==> flow/design.v <==
module datapath #(parameter P_WIDTH=32)(
	input [P_WIDTH-1:0] input_a,
	input [P_WIDTH-1:0] input_b,
	input clk,
	input rst,
	output [P_WIDTH-1:0] out
	);
wire [P_WIDTH-1:0] mult_result;
wire [P_WIDTH-1:0] adder_out;
reg [P_WIDTH-1:0] adder_out_reg;
assign mult_result = input_a * input_b;
assign adder_out  = adder_out_reg + mult_result;
assign out = adder_out_reg;
always @(posedge clk)
 if (rst ==1) 
	adder_out_reg <= adder_out;
 else
	adder_out_reg <= 0;
endmodule
module controller #(parameter P_ADDR_WIDTH=8, parameter P_COUNT=100)(
	input clk,
	input rst,
	output reg out_rst,
	output reg ce_0,
	output reg ce_1,
	output reg we_0,
	output reg we_1,
	input  [P_ADDR_WIDTH-1:0] cjob_offset,
	output [P_ADDR_WIDTH-1:0] address_0,
	output [P_ADDR_WIDTH-1:0] address_1,
	input fin_buf_empty,
	output reg fin_rd_en,
	input fout_buf_full,
	output reg fout_wr_en,
	output reg cjob_load_en,
	output reg cjob_out_en
);
parameter IDLE= 7'b0000001,JOB_LOAD= 7'b0000010,  PREP=7'b0000100, PROCESSING = 7'b0001000, WRITE_BACK=7'b0010000, WAIT_Q=7'b0100000, WRITE_Q=7'b1000000;
reg [6:0] curr_state;
reg [6:0] next_state;
reg [P_ADDR_WIDTH-1:0] counter;
reg [P_ADDR_WIDTH-1:0] offset;
always @(curr_state,fin_buf_empty,counter,fout_buf_full)
begin
	next_state=5'b00000;
	case (curr_state)	
		IDLE:
			if(!fin_buf_empty)
				next_state=IDLE;
			else
				next_state=JOB_LOAD;
		JOB_LOAD:
			next_state=PREP;
		PREP:
			next_state=PROCESSING;
		PROCESSING:
			if(counter<P_COUNT-1+offset)			
				next_state = PROCESSING;
			else
				next_state = WRITE_BACK;
		WRITE_BACK:
			next_state=WAIT_Q;
		WAIT_Q:
			if(!fout_buf_full)
				next_state=WAIT_Q;
			else
				next_state=WRITE_Q;
		WRITE_Q:
			next_state=IDLE;
		default:
			next_state=IDLE;
	endcase
end
always @(posedge clk)       
begin
	if(rst==1)
		curr_state <= IDLE;
	else
		curr_state <= next_state;
end
always @(posedge clk)       
begin
	case(curr_state)
		IDLE:	begin
			out_rst<=0;
			ce_0<=0;
			ce_1<=0;
			we_0<=0;
			we_1<=0;
			counter <= 0;
			fin_rd_en<=0;
			fout_wr_en<=0;
			cjob_load_en<=0;
			cjob_out_en<=0;
			offset<=0;
			end
		JOB_LOAD:
			begin
			fin_rd_en<=1;
			cjob_load_en<=1;
			end
		PREP:
			begin
			fin_rd_en<=0;
			ce_0<=1;
			ce_1<=1;
			we_0<=0;
			we_1<=0;
			cjob_load_en<=0;
			counter<=cjob_offset;
			offset<=cjob_offset;
			end
		PROCESSING:
			begin
			cjob_load_en<=0;
			out_rst<=1;
			counter<= counter+1;
			end
		WRITE_BACK:
			begin
			ce_1<=0;
			we_0<=1;
			counter<=counter+P_COUNT;
			end
		WAIT_Q:
			begin
			ce_0<=0;
			counter<=0;
			cjob_out_en<=1;
			end
		WRITE_Q:
			begin
			fout_wr_en<=1;
			cjob_out_en<=1;
			end
		default:
			begin
			end
	endcase
end
assign address_0 = counter<<2;
assign address_1 = (counter+P_COUNT)<<2;
endmodule
module cjob_register #(parameter P_ADDR_WIDTH=16)
(
	input clk,
	input rst,
	input load,
	input out_en,
	input [(3+2+16)-1:0] data_in,
	output reg [(3+2+16)-1:0] data_out
);
reg [(3+2+16)-1:0] current_job;
always @(posedge clk) begin
	if(rst) begin
		data_out = 0;
		current_job = 0;
	end
	else begin
		if (load) current_job = data_in;
		if(out_en) data_out = current_job;
    end
end
endmodule
module dot_product (
	input ap_clk,
	input ap_rst,
	output [16-1:0]  	memory_Addr_A,
	output 						memory_EN_A,
	output 						memory_WEN_A,
	output [32-1:0]	memory_Din_A,
	input  [32-1:0] 	memory_Dout_A,
	output [16-1:0]  	memory_Addr_B,
	output 						memory_EN_B,
	output 						memory_WEN_B,
	output [32-1:0]	memory_Din_B,
	input  [32-1:0] 	memory_Dout_B,
	input 						fifo_in_empty_n,
	input  [(3+2+16)-1:0]	fifo_in_dout,
	output 						fifo_in_read,
	input 						fifo_out_full_n,
	output 						fifo_out_write,
	output [(3+2+16)-1:0]	fifo_out_din
);
	wire 						internal_rst;
	wire 						cjob_load_en;
	wire 						cjob_out_en;
	wire [16-1:0] 		job_offset;
datapath #(32) dp(
	.input_a(memory_Dout_A), 
	.input_b(memory_Dout_B), 
	.clk(ap_clk), 
	.rst(internal_rst), 
	.out(memory_Din_A)
);
controller #(16, 100) ctrl(
	.clk(ap_clk),
	.rst(ap_rst),
	.out_rst(internal_rst),
	.ce_0(memory_EN_A),
	.ce_1(memory_EN_B),
	.we_0(memory_WEN_A),
	.we_1(memory_WEN_B),
	.cjob_offset(job_offset),
	.address_0(memory_Addr_A),
	.address_1(memory_Addr_B),
	.fin_buf_empty(fifo_in_empty_n),
	.fin_rd_en(fifo_in_read),
	.fout_buf_full(fifo_out_full_n),
	.fout_wr_en(fifo_out_write),
	.cjob_load_en(cjob_load_en),
	.cjob_out_en(cjob_out_en)
);
cjob_register cjob_reg(
	.clk(ap_clk),
	.rst(ap_rst),
	.load(cjob_load_en),
	.out_en(cjob_out_en),
	.data_in(fifo_in_dout),
	.data_out(fifo_out_din)
);
assign job_offset = fifo_in_dout[16-1:0];
assign memory_Din_B = 0;
endmodule
## From RTL to reports: dot_product

Tool output for the design above, in the order of the flow.
Lines are those of the file above, counted from 1.
Operators carry their Yosys type and port widths (W data, S select, Z words).
The mark - stands for no value.

| inputs | value |
|---|---|
| top | dot_product |
| clock | ap_clk |
| cell library | sky130hd |
| corner | tt_025C_1v80 |

## After elaboration

Source: Yosys, flattened and elaborated, memories not mapped. Widths are those after wreduce. Registers that Yosys merges into a memory's read port (data or address) are not register bits. Print and check cells do not count.

| word-level totals | value |
|---|---|
| output and inout port bits | 123 |
| flip-flop bits (word level) | 121 |

| cells by class | value |
|---|---|
| order comparisons | 1 |
| muxes and demuxes | 15 |
| equality and inequality tests | 7 |
| add/subtract/negate cells | 4 |
| reduce/logical cells | 15 |
| multipliers | 1 |

Operators with widths:

| operator | count |
|---|---|
| $mul A32 B32 Y32 | 1 |
| $pmux W16 S4 | 1 |
| $pmux W7 S6 | 1 |
| $lt A16 B32 Y1 | 1 |
| $add A32 B32 Y32 | 1 |
| $pmux W16 S2 | 1 |
| $mux W21 | 1 |
| $reduce_bool A2 Y1 | 9 |
| $add A7 B16 Y17 const A | 1 |
| $add A16 B1 Y16 const B | 1 |
| $add A16 B7 Y16 const B | 1 |
| $pmux W1 S2 | 8 |
| $reduce_or A2 Y1 | 4 |
| $eq A7 B1 Y1 const B | 1 |
| $eq A7 B2 Y1 const B | 1 |
| $eq A7 B3 Y1 const B | 1 |
| $eq A7 B4 Y1 const B | 1 |
| $eq A7 B5 Y1 const B | 1 |
| $eq A7 B6 Y1 const B | 1 |
| $eq A7 B7 Y1 const B | 1 |
| $mux W7 | 1 |
| $mux W5 | 1 |
| $reduce_bool A4 Y1 | 1 |
| $reduce_or A3 Y1 | 1 |
| $mux W2 | 1 |

## Logic depth

Yosys ltp: most cells in a row. Word level: on the elaborated netlist, between registers, memories and ports. Mapped: between sequential cells and ports; inverters and the memories' decode and read muxes count.

| logic depth | value |
|---|---|
| word-level depth | 4 |
| ABC_AREA | 1 |
| mapped depth | 32 |

## Synthesis result

The flow's flattened synthesis, as Yosys stat reports it; memories are mapped. The netlist is that of the ABC_AREA named above (0 if unset); the other value can give another one.

| mapped netlist | value |
|---|---|
| flip-flop cells | 121 |
| sequential part of the area | 2822.7 um2 |
| buffer cells | 180 |
| chip area (Yosys) | 23501.3 um2 |
| mapped cells | 3069 |

Cell types:

| type | count | area in all (um2) |
|---|---|---|
| sky130_fd_sc_hd__fa_1 | 438 | 8768.41 |
| sky130_fd_sc_hd__inv_1 | 943 | 3.54E+03 |
| sky130_fd_sc_hd__nand2_1 | 781 | 2.93E+03 |
| sky130_fd_sc_hd__ha_1 | 142 | 1.78E+03 |
| sky130_fd_sc_hd__dfxtp_1 | 81 | 1.62E+03 |
| sky130_fd_sc_hd__edfxtp_1 | 40 | 1.2E+03 |
| sky130_fd_sc_hd__buf_4 | 66 | 495.475 |
| sky130_fd_sc_hd__nor2_1 | 112 | 420.403 |
| sky130_fd_sc_hd__nand3_1 | 72 | 360.346 |
| sky130_fd_sc_hd__a21oi_1 | 69 | 345.331 |
| sky130_fd_sc_hd__clkbuf_1 | 84 | 315.302 |
| sky130_fd_sc_hd__o21ai_0 | 46 | 230.221 |
| sky130_fd_sc_hd__xor2_1 | 23 | 201.443 |
| sky130_fd_sc_hd__mux2i_1 | 19 | 190.182 |
| sky130_fd_sc_hd__a211o_1 | 21 | 183.926 |
| sky130_fd_sc_hd__xnor2_1 | 11 | 96.342 |
| sky130_fd_sc_hd__buf_2 | 16 | 80.077 |
| sky130_fd_sc_hd__nand3b_1 | 8 | 60.058 |

Not listed: further types 37, cells in them 97.

## Path before layout

Source: OpenSTA report_checks on the synthesized netlist (no wires, ideal clock, input and output delay 20% of the period each), path of least setup slack; recovery checks are left aside. Register names are those of the netlist, which keeps one name where synthesis merged equal registers.

| timing path post-synthesis | value |
|---|---|
| path kind | input to register |
| from | in memory_Dout_B[3] |
| to | reg dp.adder_out_reg[31] |
| driving pins on the path | 30 |
| arrival time | 7708 ps |
| input delay | 1600 ps |
| path delay | 6223 ps |
| library setup time | 115 ps |
| setup slack | 177 ps |
| time at the first pin | 1600 ps |
| required time | 7885 ps |
| clock period | 8000 ps |
| buffers on the path | 2 |
| period reached after synthesis | 7823 ps |

"path delay" is the arrival time less input delay plus setup time.
"driving pins on the path": output pins that drive a net of the path, with the launching flip-flop's if there is one; two outputs of one cell count as two.
"period reached after synthesis" is the clock period less the worst setup slack; recovery checks do not enter. This is arithmetic on one report: input and output delays are still those of the set period (20% each).
Between the ends stands the longest chain of elaborated cells between them, by number of cells; it is not shown to be the way that was timed. Of several equally long chains one is given.
A line is the first line of the expression or statement that the cell stems from. Yosys adds cells for indexed reads and writes and turns some case tables into memories.

| between the ends, post-synthesis | value |
|---|---|
| path through | sky130_fd_sc_hd__clkbuf_1 sky130_fd_sc_hd__buf_1 sky130_fd_sc_hd__nand2_1 sky130_fd_sc_hd__inv_1 sky130_fd_sc_hd__fa_1 sky130_fd_sc_hd__fa_1 sky130_fd_sc_hd__fa_1 sky130_fd_sc_hd__inv_1 sky130_fd_sc_hd__fa_1 sky130_fd_sc_hd__inv_1 sky130_fd_sc_hd__fa_1 sky130_fd_sc_hd__inv_1 sky130_fd_sc_hd__fa_1 sky130_fd_sc_hd__inv_1 sky130_fd_sc_hd__fa_1 sky130_fd_sc_hd__inv_1 sky130_fd_sc_hd__fa_1 sky130_fd_sc_hd__inv_1 sky130_fd_sc_hd__ha_1 sky130_fd_sc_hd__a21oi_1 sky130_fd_sc_hd__o21ai_0 sky130_fd_sc_hd__inv_1 sky130_fd_sc_hd__nor2_1 sky130_fd_sc_hd__nor2_1 sky130_fd_sc_hd__nand3_1 sky130_fd_sc_hd__a21o_1 sky130_fd_sc_hd__a21oi_1 sky130_fd_sc_hd__nand3_1 sky130_fd_sc_hd__nand2_1 sky130_fd_sc_hd__nor2_1 |
| cells in the longest elaborated chain | 2 |
| elaborated cells between the ends (all ways) | 2 |
| those cells by class | 1 x add/sub; 1 x mul |

RTL lines, path post-synthesis:

| element | RTL line | source |
|---|---|---|
| start, declared | 177 | `input [32-1:0] memory_Dout_B,` |
| $mul A32 B32 Y32 | 11 | `assign mult_result = input_a * input_b;` |
| $add A32 B32 Y32 | 12 | `assign adder_out  = adder_out_reg + mult_result;` |
| end, assigned | 16 | `adder_out_reg <= adder_out;` |
| end, assigned | 18 | `adder_out_reg <= 0;` |
| end, declared | 10 | `reg [P_WIDTH-1:0] adder_out_reg;` |

## Worst path after layout

Path of least setup slack in the final report of entry C (OpenROAD, finished layout, wires in). Where an end is a register, its clock arrival counts in the times.
The report prints the path's times to 10 ps; the period is as set.

| timing path post-layout | value |
|---|---|
| path kind | input to register |
| from | in memory_Dout_B[9] |
| to | reg dp.adder_out_reg[28] |
| required time | 8340 ps |
| arrival time | 8150 ps |
| input delay | 1600 ps |
| library setup time | 100 ps |
| time at the first pin | 1600 ps |
| driving pins on the path | 24 |
| buffers on the path | 2 |
| clock period | 8000 ps |
| setup slack | 190 ps |

Between the ends stands the longest chain of elaborated cells between them, by number of cells; it is not shown to be the way that was timed. Of several equally long chains one is given.

| between the ends, post-layout | value |
|---|---|
| path through | sky130_fd_sc_hd__clkdlybuf4s50_1 sky130_fd_sc_hd__buf_4 sky130_fd_sc_hd__nand2_1 sky130_fd_sc_hd__inv_1 sky130_fd_sc_hd__fa_1 sky130_fd_sc_hd__fa_1 sky130_fd_sc_hd__inv_1 sky130_fd_sc_hd__fa_1 sky130_fd_sc_hd__inv_1 sky130_fd_sc_hd__fa_1 sky130_fd_sc_hd__inv_1 sky130_fd_sc_hd__fa_1 sky130_fd_sc_hd__fa_1 sky130_fd_sc_hd__fa_1 sky130_fd_sc_hd__fa_1 sky130_fd_sc_hd__inv_1 sky130_fd_sc_hd__ha_1 sky130_fd_sc_hd__a21o_1 sky130_fd_sc_hd__a221oi_1 sky130_fd_sc_hd__o21ai_1 sky130_fd_sc_hd__a41oi_2 sky130_fd_sc_hd__nand2_1 sky130_fd_sc_hd__nand2_1 sky130_fd_sc_hd__nor2_1 |
| cells in the longest elaborated chain | 2 |
| elaborated cells between the ends (all ways) | 2 |
| those cells by class | 1 x add/sub; 1 x mul |

RTL lines, path post-layout:

| element | RTL line | source |
|---|---|---|
| start, declared | 177 | `input [32-1:0] memory_Dout_B,` |
| $mul A32 B32 Y32 | 11 | `assign mult_result = input_a * input_b;` |
| $add A32 B32 Y32 | 12 | `assign adder_out  = adder_out_reg + mult_result;` |
| end, assigned | 16 | `adder_out_reg <= adder_out;` |
| end, assigned | 18 | `adder_out_reg <= 0;` |
| end, declared | 10 | `reg [P_WIDTH-1:0] adder_out_reg;` |

Wiki page: dot_product / flow data

Record of 5 stored runs of the RTL-to-layout flow on dot_product, platform sky130hd. The runs are unordered. Constraints: input delay and output delay 20% of the set period each, output load 0.01 pF.
"achieved period" is the run's clock period less its worst setup slack. It is reckoned from that one timing run; input and output delays stay at 20% of the period that was set.
By "worst path time" is meant the share of the clock period that the worst setup path is allowed (20% is reserved at inputs, 20% at outputs), minus its slack. Clock arrival times at its registers enter into it.
"worst path time" is known to 10 ps.
Settings: - = not set for that run.
Among the results, - means that no value is shown for the run.

| stored run | ABC_AREA | CORE_ASPECT_RATIO | CORE_MARGIN | CORE_UTILIZATION | CTS_CLUSTER_DIAMETER | CTS_CLUSTER_SIZE | GPL_ROUTABILITY_DRIVEN | GPL_TIMING_DRIVEN | MIN_ROUTING_LAYER | PLACE_DENSITY_LB_ADDON | SLEW_MARGIN | TNS_END_PERCENT | period_ns | CAP_MARGIN | SETUP_SLACK_MARGIN | netlist area reported by Yosys (um2) | die area (um2) | standard-cell area after layout (um2) | utilization of the finished layout (%) | worst slack on setup checks (ps) | sum of negative setup slack (ps) | smallest hold slack (ps) | achieved period (ps) | worst path time (ps) | critical path type |
|---|---|---|---|---|---|---|---|---|---|---|---|---|---|---|---|---|---|---|---|---|---|---|---|---|---|
| entry A | 1 | 0.72 | 2 | 57 | 56 | 100 | 0 | 0 | met2 | 0.21 | 5 | 65 | 9.51 | 20 | - | - | - | - | - | - | - | - | - | - | - |
| entry B | - | 0.52 | 6 | 57 | - | 99 | - | 0 | met2 | 0.21 | 20 | 25 | 9.51 | 20 | - | - | - | - | - | - | - | - | - | - | - |
| entry C | 1 | 1.07 | 2 | 55 | - | - | - | - | met1 | 0.04 | 20 | 90 | 8.0 | 20 | - | 23501.3 | 44400.4 | 28228.3 | 66.8 | 192 | 0 | 458 | 7808 | 6210 | input to register |
| entry D | 0 | 0.64 | 2 | 70 | - | - | - | 1 | - | 0.06 | 20 | - | 7.72 | 30 | - | 22208.8 | 33203.1 | 27542.7 | 87.6 | -187 | -659 | 493 | 7907 | 6360 | input to register |
| entry E | 1 | 1.07 | 2 | 19 | - | - | - | 0 | met1 | 0.18 | 20 | 90 | 8.0 | 15 | 0.72 | 23501.3 | 126523.0 | 30973.5 | 25.2 | 311 | 0 | 461 | 7689 | 6090 | input to register |

Entry A: no results, routing failed with GRT-0116
Entry B: no results, routing failed with GRT-0116
